==> flow/design.v <==
`timescale 1ns/1ps
module pic_buffer_v2 #(
    parameter DSIZE = 8,
    parameter IMAGE_WIDTH = 256,
    parameter IMAGE_LENGTH= 256,
    parameter BUFFER_SIZE = IMAGE_WIDTH*2+3
) (
	input               clk, 
    input               rst_n,
    input               frame_start,
    input               shift,
	input  [DSIZE-1:0]  sr_in,
    output rng_flag,
    output              sr_pixel_valid,
    output [DSIZE-1:0]  sr_pixel_0, sr_pixel_1, sr_pixel_2,
    output [DSIZE-1:0]  sr_pixel_3, sr_pixel_4, sr_pixel_5,
    output [DSIZE-1:0]  sr_pixel_6, sr_pixel_7, sr_pixel_8 
);
localparam IMAGE_SIZE           = IMAGE_WIDTH*IMAGE_LENGTH;
localparam ISIZE                = $clog2(IMAGE_SIZE+1);
localparam STARTING_OFFSET      = IMAGE_WIDTH+1;
localparam BUFFER_TOP_OFFSET    = IMAGE_WIDTH+2-1;
localparam BUFFER_BOT_OFFSET    = IMAGE_SIZE-IMAGE_WIDTH-1;
localparam WSIZE                = $clog2(IMAGE_WIDTH+1);
localparam CSIZE                = $clog2(STARTING_OFFSET);
localparam TOP_LIMIT = 2*IMAGE_WIDTH-1;
localparam BOT_LIMIT = IMAGE_SIZE-IMAGE_WIDTH-1;
reg [DSIZE-1:0] sr [BUFFER_SIZE-1:0];
reg 			sr_valid;
reg [ISIZE-1:0] image_counter;
reg [WSIZE-1:0] column_counter;
reg [CSIZE-1:0] offset_counter;
wire bottom_shift;
wire init_tag,t_tag,rm_tag,b_tag,r_tag,cm_tag,l_tag;
reg activate_rng;
assign rng_flag = activate_rng;
always @(posedge clk, negedge rst_n) begin
    if (!rst_n) begin
        activate_rng    <= 1'b0;
    end else begin
        if (offset_counter == IMAGE_WIDTH || offset_counter == IMAGE_WIDTH + 1) begin
            activate_rng <= 1'b1;
        end else if (!shift) begin
            activate_rng <= 1'b0;
        end
    end
end
always @(posedge clk, negedge rst_n) begin
    if (!rst_n) begin
        image_counter   <=  'd0;
        column_counter  <=  'd0;
        offset_counter <='d0;
        sr_valid        <= 1'b0;
    end else if (frame_start) begin
        image_counter       <=  'd0;
        offset_counter      <=  'd0;
        column_counter      <=  'd0;
        sr_valid            <= 1'b0;
    end else if ((shift) && (offset_counter <  STARTING_OFFSET)) begin
        sr_valid            <= 1'b0;
        image_counter       <=  'd0;
        column_counter      <=  'd0;
        if (offset_counter == STARTING_OFFSET-1) begin
            offset_counter  <= STARTING_OFFSET;
        end else begin
            offset_counter  <= offset_counter + 'd1;
        end
    end else if (((shift || bottom_shift) && init_tag) && (image_counter != IMAGE_SIZE)) begin
        sr_valid <= 1'b1;
        image_counter <= image_counter + 1;
        if ( column_counter == IMAGE_WIDTH) begin
            column_counter <= 'd1;
        end else begin
            column_counter <= column_counter+ 1;
        end
    end else if ((image_counter == IMAGE_SIZE)) begin
        sr_valid <= 1'b0;
        image_counter <=  'd0;
    end
end
integer n;
always @ (posedge clk)begin
    for (n = BUFFER_SIZE-1; n>0; n = n-1) begin
        sr[n] <= sr[n-1];
    end
    if (shift == 1'b1) begin
        sr[0] <= sr_in;
    end else begin
        sr[0] <= 'd0;
    end
end
assign sr_pixel_valid = sr_valid;
assign bottom_shift = sr_valid && image_counter >= IMAGE_SIZE - IMAGE_WIDTH - 1 && image_counter  <= IMAGE_SIZE;
assign init_tag = offset_counter == STARTING_OFFSET;
assign l_tag    = sr_valid && column_counter == 'd1;
assign r_tag    = sr_valid && column_counter == IMAGE_WIDTH;
assign t_tag    = sr_valid && image_counter  <= 0+IMAGE_WIDTH;
assign b_tag    = sr_valid && image_counter  >= IMAGE_SIZE - IMAGE_WIDTH + 1 && image_counter  <= IMAGE_SIZE;
assign cm_tag   = sr_valid && !(r_tag || l_tag);
assign rm_tag   = sr_valid && !(t_tag || b_tag);
assign sr_pixel_0 = 
(t_tag)?(   
        (r_tag)?    (sr[IMAGE_WIDTH * 1 + 2]):
        (cm_tag)?   (sr[IMAGE_WIDTH * 1 + 2]):
                    (sr[IMAGE_WIDTH * 1 + 1]) 
):(
(rm_tag)?(
        (r_tag)?    (sr[IMAGE_WIDTH * 2 + 2]):
        (cm_tag)?   (sr[IMAGE_WIDTH * 2 + 2]):
                    (sr[IMAGE_WIDTH * 2 + 1]) 
):(
(b_tag)?(
        (r_tag)?    (sr[IMAGE_WIDTH * 2 + 2]):
        (cm_tag)?   (sr[IMAGE_WIDTH * 2 + 2]):
                    (sr[IMAGE_WIDTH * 2 + 1]) 
):('d0)
));
assign sr_pixel_1 = 
(t_tag)?(   
        (r_tag)?    (sr[IMAGE_WIDTH * 1 + 1]):
        (cm_tag)?   (sr[IMAGE_WIDTH * 1 + 1]):
                    (sr[IMAGE_WIDTH * 1 + 1]) 
):(
(rm_tag)?(
        (r_tag)?    (sr[IMAGE_WIDTH * 2 + 1]):
        (cm_tag)?   (sr[IMAGE_WIDTH * 2 + 1]):
                    (sr[IMAGE_WIDTH * 2 + 1]) 
):(
(b_tag)?(
        (r_tag)?    (sr[IMAGE_WIDTH * 2 + 1]):
        (cm_tag)?   (sr[IMAGE_WIDTH * 2 + 1]):
                    (sr[IMAGE_WIDTH * 2 + 1]) 
):('d0)
));
assign sr_pixel_2 = 
(t_tag)?(   
        (r_tag)?    (sr[IMAGE_WIDTH * 1 + 1]):
        (cm_tag)?   (sr[IMAGE_WIDTH * 1 + 0]):
                    (sr[IMAGE_WIDTH * 1 + 0]) 
):(
(rm_tag)?(
        (r_tag)?    (sr[IMAGE_WIDTH * 2 + 1]):
        (cm_tag)?   (sr[IMAGE_WIDTH * 2 + 0]):
                    (sr[IMAGE_WIDTH * 2 + 0]) 
):(
(b_tag)?(
        (r_tag)?    (sr[IMAGE_WIDTH * 2 + 1]):
        (cm_tag)?   (sr[IMAGE_WIDTH * 2 + 0]):
                    (sr[IMAGE_WIDTH * 2 + 0]) 
):('d0)
));
assign sr_pixel_3 = 
(t_tag)?(   
        (r_tag)?    (sr[IMAGE_WIDTH * 1 + 2]):
        (cm_tag)?   (sr[IMAGE_WIDTH * 1 + 2]):
                    (sr[IMAGE_WIDTH * 1 + 1]) 
):(
(rm_tag)?(
        (r_tag)?    (sr[IMAGE_WIDTH * 1 + 2]):
        (cm_tag)?   (sr[IMAGE_WIDTH * 1 + 2]):
                    (sr[IMAGE_WIDTH * 1 + 1]) 
):(
(b_tag)?(
        (r_tag)?    (sr[IMAGE_WIDTH * 1 + 2]):
        (cm_tag)?   (sr[IMAGE_WIDTH * 1 + 2]):
                    (sr[IMAGE_WIDTH * 1 + 1]) 
):('d0)
));
assign sr_pixel_4 = sr[IMAGE_WIDTH * 1 + 1]; 
assign sr_pixel_5 = 
(t_tag)?(   
        (r_tag)?    (sr[IMAGE_WIDTH * 1 + 1]):
        (cm_tag)?   (sr[IMAGE_WIDTH * 1 + 0]):
                    (sr[IMAGE_WIDTH * 1 + 0]) 
):(
(rm_tag)?(
        (r_tag)?    (sr[IMAGE_WIDTH * 1 + 1]):
        (cm_tag)?   (sr[IMAGE_WIDTH * 1 + 0]):
                    (sr[IMAGE_WIDTH * 1 + 0]) 
):(
(b_tag)?(
        (r_tag)?    (sr[IMAGE_WIDTH * 1 + 1]):
        (cm_tag)?   (sr[IMAGE_WIDTH * 1 + 0]):
                    (sr[IMAGE_WIDTH * 1 + 0]) 
):('d0)
));
assign sr_pixel_6 = 
(t_tag)?(   
        (r_tag)?    (sr[IMAGE_WIDTH * 0 + 2]):
        (cm_tag)?   (sr[IMAGE_WIDTH * 0 + 2]):
                    (sr[IMAGE_WIDTH * 0 + 1]) 
):(
(rm_tag)?(
        (r_tag)?    (sr[IMAGE_WIDTH * 0 + 2]):
        (cm_tag)?   (sr[IMAGE_WIDTH * 0 + 2]):
                    (sr[IMAGE_WIDTH * 0 + 1]) 
):(
(b_tag)?(
        (r_tag)?    (sr[IMAGE_WIDTH * 1 + 2]):
        (cm_tag)?   (sr[IMAGE_WIDTH * 1 + 2]):
                    (sr[IMAGE_WIDTH * 1 + 1]) 
):('d0)
));
assign sr_pixel_7 = 
(t_tag)?(   
        (r_tag)?    (sr[IMAGE_WIDTH * 0 + 1]):
        (cm_tag)?   (sr[IMAGE_WIDTH * 0 + 1]):
                    (sr[IMAGE_WIDTH * 0 + 1]) 
):(
(rm_tag)?(
        (r_tag)?    (sr[IMAGE_WIDTH * 0 + 1]):
        (cm_tag)?   (sr[IMAGE_WIDTH * 0 + 1]):
                    (sr[IMAGE_WIDTH * 0 + 1]) 
):(
(b_tag)?(
        (r_tag)?    (sr[IMAGE_WIDTH * 1 + 1]):
        (cm_tag)?   (sr[IMAGE_WIDTH * 1 + 1]):
                    (sr[IMAGE_WIDTH * 1 + 1]) 
):('d0)
));
assign sr_pixel_8 = 
(t_tag)?(   
        (r_tag)?    (sr[IMAGE_WIDTH * 0 + 1]):
        (cm_tag)?   (sr[IMAGE_WIDTH * 0 + 0]):
                    (sr[IMAGE_WIDTH * 0 + 0]) 
):(
(rm_tag)?(
        (r_tag)?    (sr[IMAGE_WIDTH * 0 + 1]):
        (cm_tag)?   (sr[IMAGE_WIDTH * 0 + 0]):
                    (sr[IMAGE_WIDTH * 0 + 0]) 
):(
(b_tag)?(
        (r_tag)?    (sr[IMAGE_WIDTH * 1 + 1]):
        (cm_tag)?   (sr[IMAGE_WIDTH * 1 + 0]):
                    (sr[IMAGE_WIDTH * 1 + 0]) 
):('d0)
 ));
endmodule
# Step by step through the tools: pic_buffer_v2
# Module pic_buffer_v2 before and after one edit of its RTL, step after step.
# Lines under "before" count in the file above, lines under "after" in the edited file.
# "delta" is "after" less "before", of the values as shown; "change_rel_pct" is that difference over "before", in percent.
# Operators carry their Yosys type and port widths (W data, S select, Z words).
# Cell names lack the library's common part.
design:
  top: "pic_buffer_v2"
  clk_port: "clk"
  lib: "sky130hd"
  pvt_corner: "tt_025C_1v80"

# Edit of the RTL
# Unified diff, file above to edited file.
# The edited RTL no longer does the same as the RTL above: the edit was made by script, with no optimisation intended.
# begin of diff
@@ -3,5 +3,5 @@
     parameter DSIZE = 8,
     parameter IMAGE_WIDTH = 256,
-    parameter IMAGE_LENGTH= 256,
+    parameter IMAGE_LENGTH= 512,
     parameter BUFFER_SIZE = IMAGE_WIDTH*2+3
 ) (
# end of diff

# Elaborated design
# Counts by Yosys on the flattened word-level netlist (proc, flatten, opt, wreduce). Print and check cells are left out. Cells with the same type and inputs are merged into one.
classes:
  columns: ["item", "before", "after", "delta", "change_rel_pct"]
  rows:
  - ["cmp", 5, 5, 0, 0.00]
  - ["addsub", 3, 3, 0, 0.00]
  - ["n_eq", 7, 7, 0, 0.00]
  - ["n_reduce_logical", 21, 21, 0, 0.00]
  - ["n_mux", 48, 48, 0, 0.00]
op_table:
  columns: ["op", "before", "after", "delta", "change_rel_pct"]
  rows:
  - ["$mux W17", 4, 0, -4, -100.00]
  - ["$mux W18", 0, 4, 4, null]
  - ["$ge A17 B16 Y1 const B", 2, 0, -2, -100.00]
  - ["$ge A18 B17 Y1 const B", 0, 2, 2, null]
  - ["$add A17 B1 Y17 const B", 1, 0, -1, -100.00]
  - ["$eq A17 B17 Y1 const B", 1, 0, -1, -100.00]
  - ["$le A17 B17 Y1 const B", 1, 0, -1, -100.00]
  - ["$le A17 B9 Y1 const B", 1, 0, -1, -100.00]
  - ["$ne A17 B17 Y1 const B", 1, 0, -1, -100.00]
  - ["$add A18 B1 Y18 const B", 0, 1, 1, null]
  - ["$eq A18 B18 Y1 const B", 0, 1, 1, null]
  - ["$le A18 B18 Y1 const B", 0, 1, 1, null]
  - ["$le A18 B9 Y1 const B", 0, 1, 1, null]
  - ["$ne A18 B18 Y1 const B", 0, 1, 1, null]
# Unchanged operator kinds not shown: 14.
bits:
  columns: ["item", "before", "after", "delta", "change_rel_pct"]
  rows:
  - ["inputBits", 12, 12, 0, 0.00]
  - ["output_inout_bits", 74, 74, 0, 0.00]
  - ["register_bits", 4157, 4158, 1, 0.02]

# Logic depth
# Depth = most cells in a row (Yosys ltp): at word level without a register or memory, in the mapped netlist without a sequential cell, where the memories' decode and read muxes count.
logic_depth:
  columns: ["item", "before", "after", "delta", "change_rel_pct"]
  rows:
  - ["depth_word", 10, 10, 0, 0.00]
  - ["ABC_AREA", "0", "0", null, null]
  - ["depth_mapped", 9, 9, 0, 0.00]
  - ["ltp_nobuf", 7, 7, 0, 0.00]

# Synthesis result
# Yosys stat after the flow's synthesis: flattened, memories mapped to cells. It holds for the ABC_AREA given above (unset counts as 0); a run with the other value may have another netlist.
mapped:
  columns: ["item", "before", "after", "delta", "change_rel_pct"]
  rows:
  - ["n_buf", 29, 24, -5, -17.24]
  - ["sequential_area_um2", 83405.0, 83430.0, 25.0, 0.03]
  - ["stdcells", 4599, 4555, -44, -0.96]
  - ["area_um2", 86212.7, 85918.7, -294.0, -0.34]
  - ["ffs", 4157, 4158, 1, 0.02]
by_type:
  columns: ["type", "before", "after", "delta", "change_rel_pct"]
  rows:
  - ["a211oi_1", 0, 34, 34, null]
  - ["nand2_1", 59, 33, -26, -44.07]
  - ["nor2_1", 56, 32, -24, -42.86]
  - ["mux2_2", 24, 0, -24, -100.00]
  - ["a21oi_1", 10, 29, 19, 190.00]
  - ["nor2b_1", 0, 16, 16, null]
  - ["o22ai_1", 2, 16, 14, 700.00]
  - ["xnor2_1", 16, 3, -13, -81.25]
  - ["o21ai_1", 11, 1, -10, -90.91]
  - ["a22o_1", 0, 10, 10, null]
  - ["o21ai_0", 36, 27, -9, -25.00]
  - ["nor4_2", 10, 2, -8, -80.00]
  - ["nand2b_1", 14, 7, -7, -50.00]
  - ["o31ai_1", 10, 4, -6, -60.00]
  - ["or3_1", 5, 11, 6, 120.00]
  - ["inv_1", 20, 16, -4, -20.00]
  - ["nand4_1", 8, 4, -4, -50.00]
  - ["or4_1", 2, 6, 4, 200.00]
# Unchanged cell types not shown: 7.
# The list need not be complete.

# Path before layout
# Source: OpenSTA report_checks on the synthesized netlist (no wires, ideal clock, input and output delay 20% of the period each), path of least setup slack; recovery checks are left aside. Register names are those of the netlist, which keeps one name where synthesis merged equal registers.
synth_path:
  columns: ["item", "before", "after", "delta", "change_rel_pct"]
  rows:
  - ["kind", "register -> output", "register -> output", null, null]
  - ["startpoint", "reg column_counter[4]", "reg column_counter[5]", null, null]
  - ["endpoint", "out sr_pixel_2[0]", "out sr_pixel_2[5]", null, null]
  - ["setup_slack_ns", 1.571, 1.593, 0.022, null]
  - ["path_buffers", 2, 2, 0, 0.00]
  - ["t_first_pin_ns", 0.000, 0.000, 0.000, null]
  - ["driving_pins", 9, 8, -1, -11.11]
  - ["t_required_ns", 3.680, 3.680, 0.000, 0.00]
  - ["tclk_ns", 4.6, 4.6, 0.0, 0.00]
  - ["path_delay_ns", 2.109, 2.087, -0.022, -1.04]
  - ["arrival_time_ns", 2.109, 2.087, -0.022, -1.04]
  - ["synth_period_reached_ns", 3.029, 3.007, -0.022, -0.73]
# "path_delay_ns" = arrival - input delay + setup time.
# A path that ends at an output port has no setup time.
# "driving_pins" counts driving pins, that of a launching flip-flop among them; a cell with two outputs on the path counts twice.
# "synth_period_reached_ns" is the clock period less the worst setup slack; recovery checks do not enter. This is arithmetic on one report: input and output delays are still those of the set period (20% each).
# Between the ends stands the longest chain of elaborated cells between them, by number of cells; it is not shown to be the way that was timed. Of several equally long chains one is given.
# A line is the first line of the expression or statement that the cell stems from. Yosys adds cells for indexed reads and writes and turns some case tables into memories.
# A register here has more assigning lines than the two given.
synth_via_before:
  cell_sequence: "dfrtp_1 -> or4_1 -> nor3_2 -> and3_1 -> buf_4 -> buf_4 -> mux2_2 -> nand2_1 -> o21ai_0"
  elab_chain_len: 6
synth_rtl_before:
  columns: ["item", "line", "source"]
  rows:
  - ["start, declared", 31, "reg [WSIZE-1:0] column_counter;"]
  - ["start, assigned", 51, "column_counter  <=  'd0;"]
  - ["start, assigned", 74, "column_counter <= column_counter+ 1;"]
  - ["$eq A9 B9 Y1", 96, "assign r_tag    = sr_valid && column_counter == IMAGE_WIDTH;"]
  - ["$logic_and A1 B1 Y1", 96, null]
  - ["$mux W8", 147, "(r_tag)?    (sr[IMAGE_WIDTH * 2 + 1]):"]
  - ["$mux W8", 146, "(b_tag)?("]
  - ["$mux W8", 141, "(rm_tag)?("]
  - ["$mux W8", 136, "(t_tag)?("]
  - ["end, declared", 15, "output [DSIZE-1:0]  sr_pixel_0, sr_pixel_1, sr_pixel_2,"]
synth_via_after:
  cell_sequence: "dfrtp_1 -> nor4_1 -> and4_1 -> buf_2 -> nand2_1 -> buf_2 -> mux2i_1 -> a211oi_1"
  elab_chain_len: 6
synth_rtl_after:
  columns: ["item", "line", "source"]
  rows:
  - ["start, declared", 31, "reg [WSIZE-1:0] column_counter;"]
  - ["start, assigned", 51, "column_counter  <=  'd0;"]
  - ["start, assigned", 74, "column_counter <= column_counter+ 1;"]
  - ["$eq A9 B9 Y1", 96, "assign r_tag    = sr_valid && column_counter == IMAGE_WIDTH;"]
  - ["$logic_and A1 B1 Y1", 96, null]
  - ["$mux W8", 147, "(r_tag)?    (sr[IMAGE_WIDTH * 2 + 1]):"]
  - ["$mux W8", 146, "(b_tag)?("]
  - ["$mux W8", 141, "(rm_tag)?("]
  - ["$mux W8", 136, "(t_tag)?("]
  - ["end, declared", 15, "output [DSIZE-1:0]  sr_pixel_0, sr_pixel_1, sr_pixel_2,"]

# Path in the finished layout
# Path of least setup slack in the final report of the runs of set A (OpenROAD, finished layout, wires in). Where an end is a register, its clock arrival counts in the times.
layout_path:
  columns: ["item", "before", "after", "delta", "change_rel_pct"]
  rows:
  - ["kind", "register -> output", "register -> output", null, null]
  - ["startpoint", "reg column_counter[4]", "reg column_counter[5]", null, null]
  - ["endpoint", "out sr_pixel_8[7]", "out sr_pixel_0[0]", null, null]
  - ["tclk_ns", 4.6, 4.6, 0.0, 0.00]
  - ["setup_slack_ns", 0.14, 0.21, 0.07, null]
  - ["t_first_pin_ns", 0.87, 0.88, 0.01, 1.15]
  - ["driving_pins", 9, 9, 0, 0.00]
  - ["t_required_ns", 3.68, 3.68, 0.00, 0.00]
  - ["path_buffers", 2, 4, 2, 100.00]
  - ["arrival_time_ns", 3.54, 3.47, -0.07, -1.98]
# Between the ends stands the longest chain of elaborated cells between them, by number of cells; it is not shown to be the way that was timed. Of several equally long chains one is given.
# A register here has more assigning lines than the two given.
layout_via_before:
  cell_sequence: "dfrtp_1 -> or4_1 -> nor3_4 -> and3_4 -> buf_12 -> nand2_8 -> mux2i_2 -> mux2i_1 -> clkdlybuf4s50_1"
  elab_chain_len: 6
layout_rtl_before:
  columns: ["item", "line", "source"]
  rows:
  - ["start, declared", 31, "reg [WSIZE-1:0] column_counter;"]
  - ["start, assigned", 51, "column_counter  <=  'd0;"]
  - ["start, assigned", 74, "column_counter <= column_counter+ 1;"]
  - ["$eq A9 B9 Y1", 96, "assign r_tag    = sr_valid && column_counter == IMAGE_WIDTH;"]
  - ["$logic_and A1 B1 Y1", 96, null]
  - ["$mux W8", 233, "(r_tag)?    (sr[IMAGE_WIDTH * 1 + 1]):"]
  - ["$mux W8", 232, "(b_tag)?("]
  - ["$mux W8", 227, "(rm_tag)?("]
  - ["$mux W8", 222, "(t_tag)?("]
  - ["end, declared", 17, "output [DSIZE-1:0]  sr_pixel_6, sr_pixel_7, sr_pixel_8"]
layout_via_after:
  cell_sequence: "dfrtp_1 -> nor4_4 -> buf_4 -> a41oi_4 -> buf_12 -> mux2i_1 -> buf_4 -> a211oi_1 -> clkdlybuf4s50_1"
  elab_chain_len: 10
layout_rtl_after:
  columns: ["item", "line", "source"]
  rows:
  - ["start, declared", 31, "reg [WSIZE-1:0] column_counter;"]
  - ["start, assigned", 51, "column_counter  <=  'd0;"]
  - ["start, assigned", 74, "column_counter <= column_counter+ 1;"]
  - ["$eq A9 B9 Y1", 96, "assign r_tag    = sr_valid && column_counter == IMAGE_WIDTH;"]
  - ["$logic_and A1 B1 Y1", 96, null]
  - ["$logic_or A1 B1 Y1", 99, "assign cm_tag   = sr_valid && !(r_tag || l_tag);"]
  - ["$logic_not A1 Y1", 99, null]
  - ["$logic_and A1 B1 Y1", 99, null]
  - ["$mux W8", 114, "(cm_tag)?   (sr[IMAGE_WIDTH * 2 + 2]):"]
  - ["$mux W8", 113, "(r_tag)?    (sr[IMAGE_WIDTH * 2 + 2]):"]
  - ["$mux W8", 112, "(b_tag)?("]
  - ["$mux W8", 107, "(rm_tag)?("]
  - ["$mux W8", 102, "(t_tag)?("]
  - ["end, declared", 15, "output [DSIZE-1:0]  sr_pixel_0, sr_pixel_1, sr_pixel_2,"]

# Flow runs
# Both versions went through the flow (Yosys, OpenROAD) with the same settings in each pair. Constraints: input delay and output delay 20% of the set period each, output load 0.01 pF.
settings_set_A:
  CORE_UTILIZATION: 50
  PLACE_DENSITY: 0.6
  SYNTH_MEMORY_MAX_BITS: 16384
  period_ns: 4.6
  CAP_MARGIN: 20
  CORE_MARGIN: 2
  SLEW_MARGIN: 20
results_set_A:
  columns: ["item", "before", "after", "delta", "change_rel_pct"]
  rows:
  - ["setup_worst_slack_ns", 0.138, 0.209, 0.071, null]
  - ["clock_period_reached_ns", 4.462, 4.391, -0.071, -1.59]
  - ["final_hold_ws_ns", 0.283, 0.292, 0.009, null]
  - ["synthesis_area_um2", 86212.7, 85918.7, -294.0, -0.34]
  - ["design.die.area_um2", 175762.0, 175167.0, -595.0, -0.34]
  - ["tns_ns", 0.000, 0.000, 0.000, null]
  - ["final_stdcell_area_um2", 102706.0, 102228.0, -478.0, -0.47]
  - ["power.total_uw", 66884, 66856, -28, -0.04]
settings_set_B:
  CORE_ASPECT_RATIO: 0.83
  CORE_UTILIZATION: 57
  GPL_ROUTABILITY_DRIVEN: 0
  PLACE_DENSITY_LB_ADDON: 0.2
  SETUP_SLACK_MARGIN: 1.01
  SYNTH_MEMORY_MAX_BITS: 16384
  TNS_END_PERCENT: 50
  period_ns: 6.18
  CAP_MARGIN: 20
  CORE_MARGIN: 2
  SLEW_MARGIN: 20
results_set_B:
  columns: ["item", "before", "after", "delta", "change_rel_pct"]
  rows:
  - ["setup_worst_slack_ns", 1.083, 1.016, -0.067, null]
  - ["clock_period_reached_ns", 5.097, 5.164, 0.067, 1.31]
  - ["final_hold_ws_ns", 0.277, 0.295, 0.018, null]
  - ["synthesis_area_um2", 86212.7, 85918.7, -294.0, -0.34]
  - ["design.die.area_um2", 154393.0, 153871.0, -522.0, -0.34]
  - ["tns_ns", 0.000, 0.000, 0.000, null]
  - ["final_stdcell_area_um2", 101161.0, 101196.0, 35.0, 0.03]
  - ["power.total_uw", 48559, 48962, 403, 0.83]
# "clock_period_reached_ns" means the clock period less the worst setup slack. The figure is calculated, with input and output delays left at 20% of the set period.
# "power.total_uw" rests on the timing tool's default activity at the inputs, not on a simulated workload.
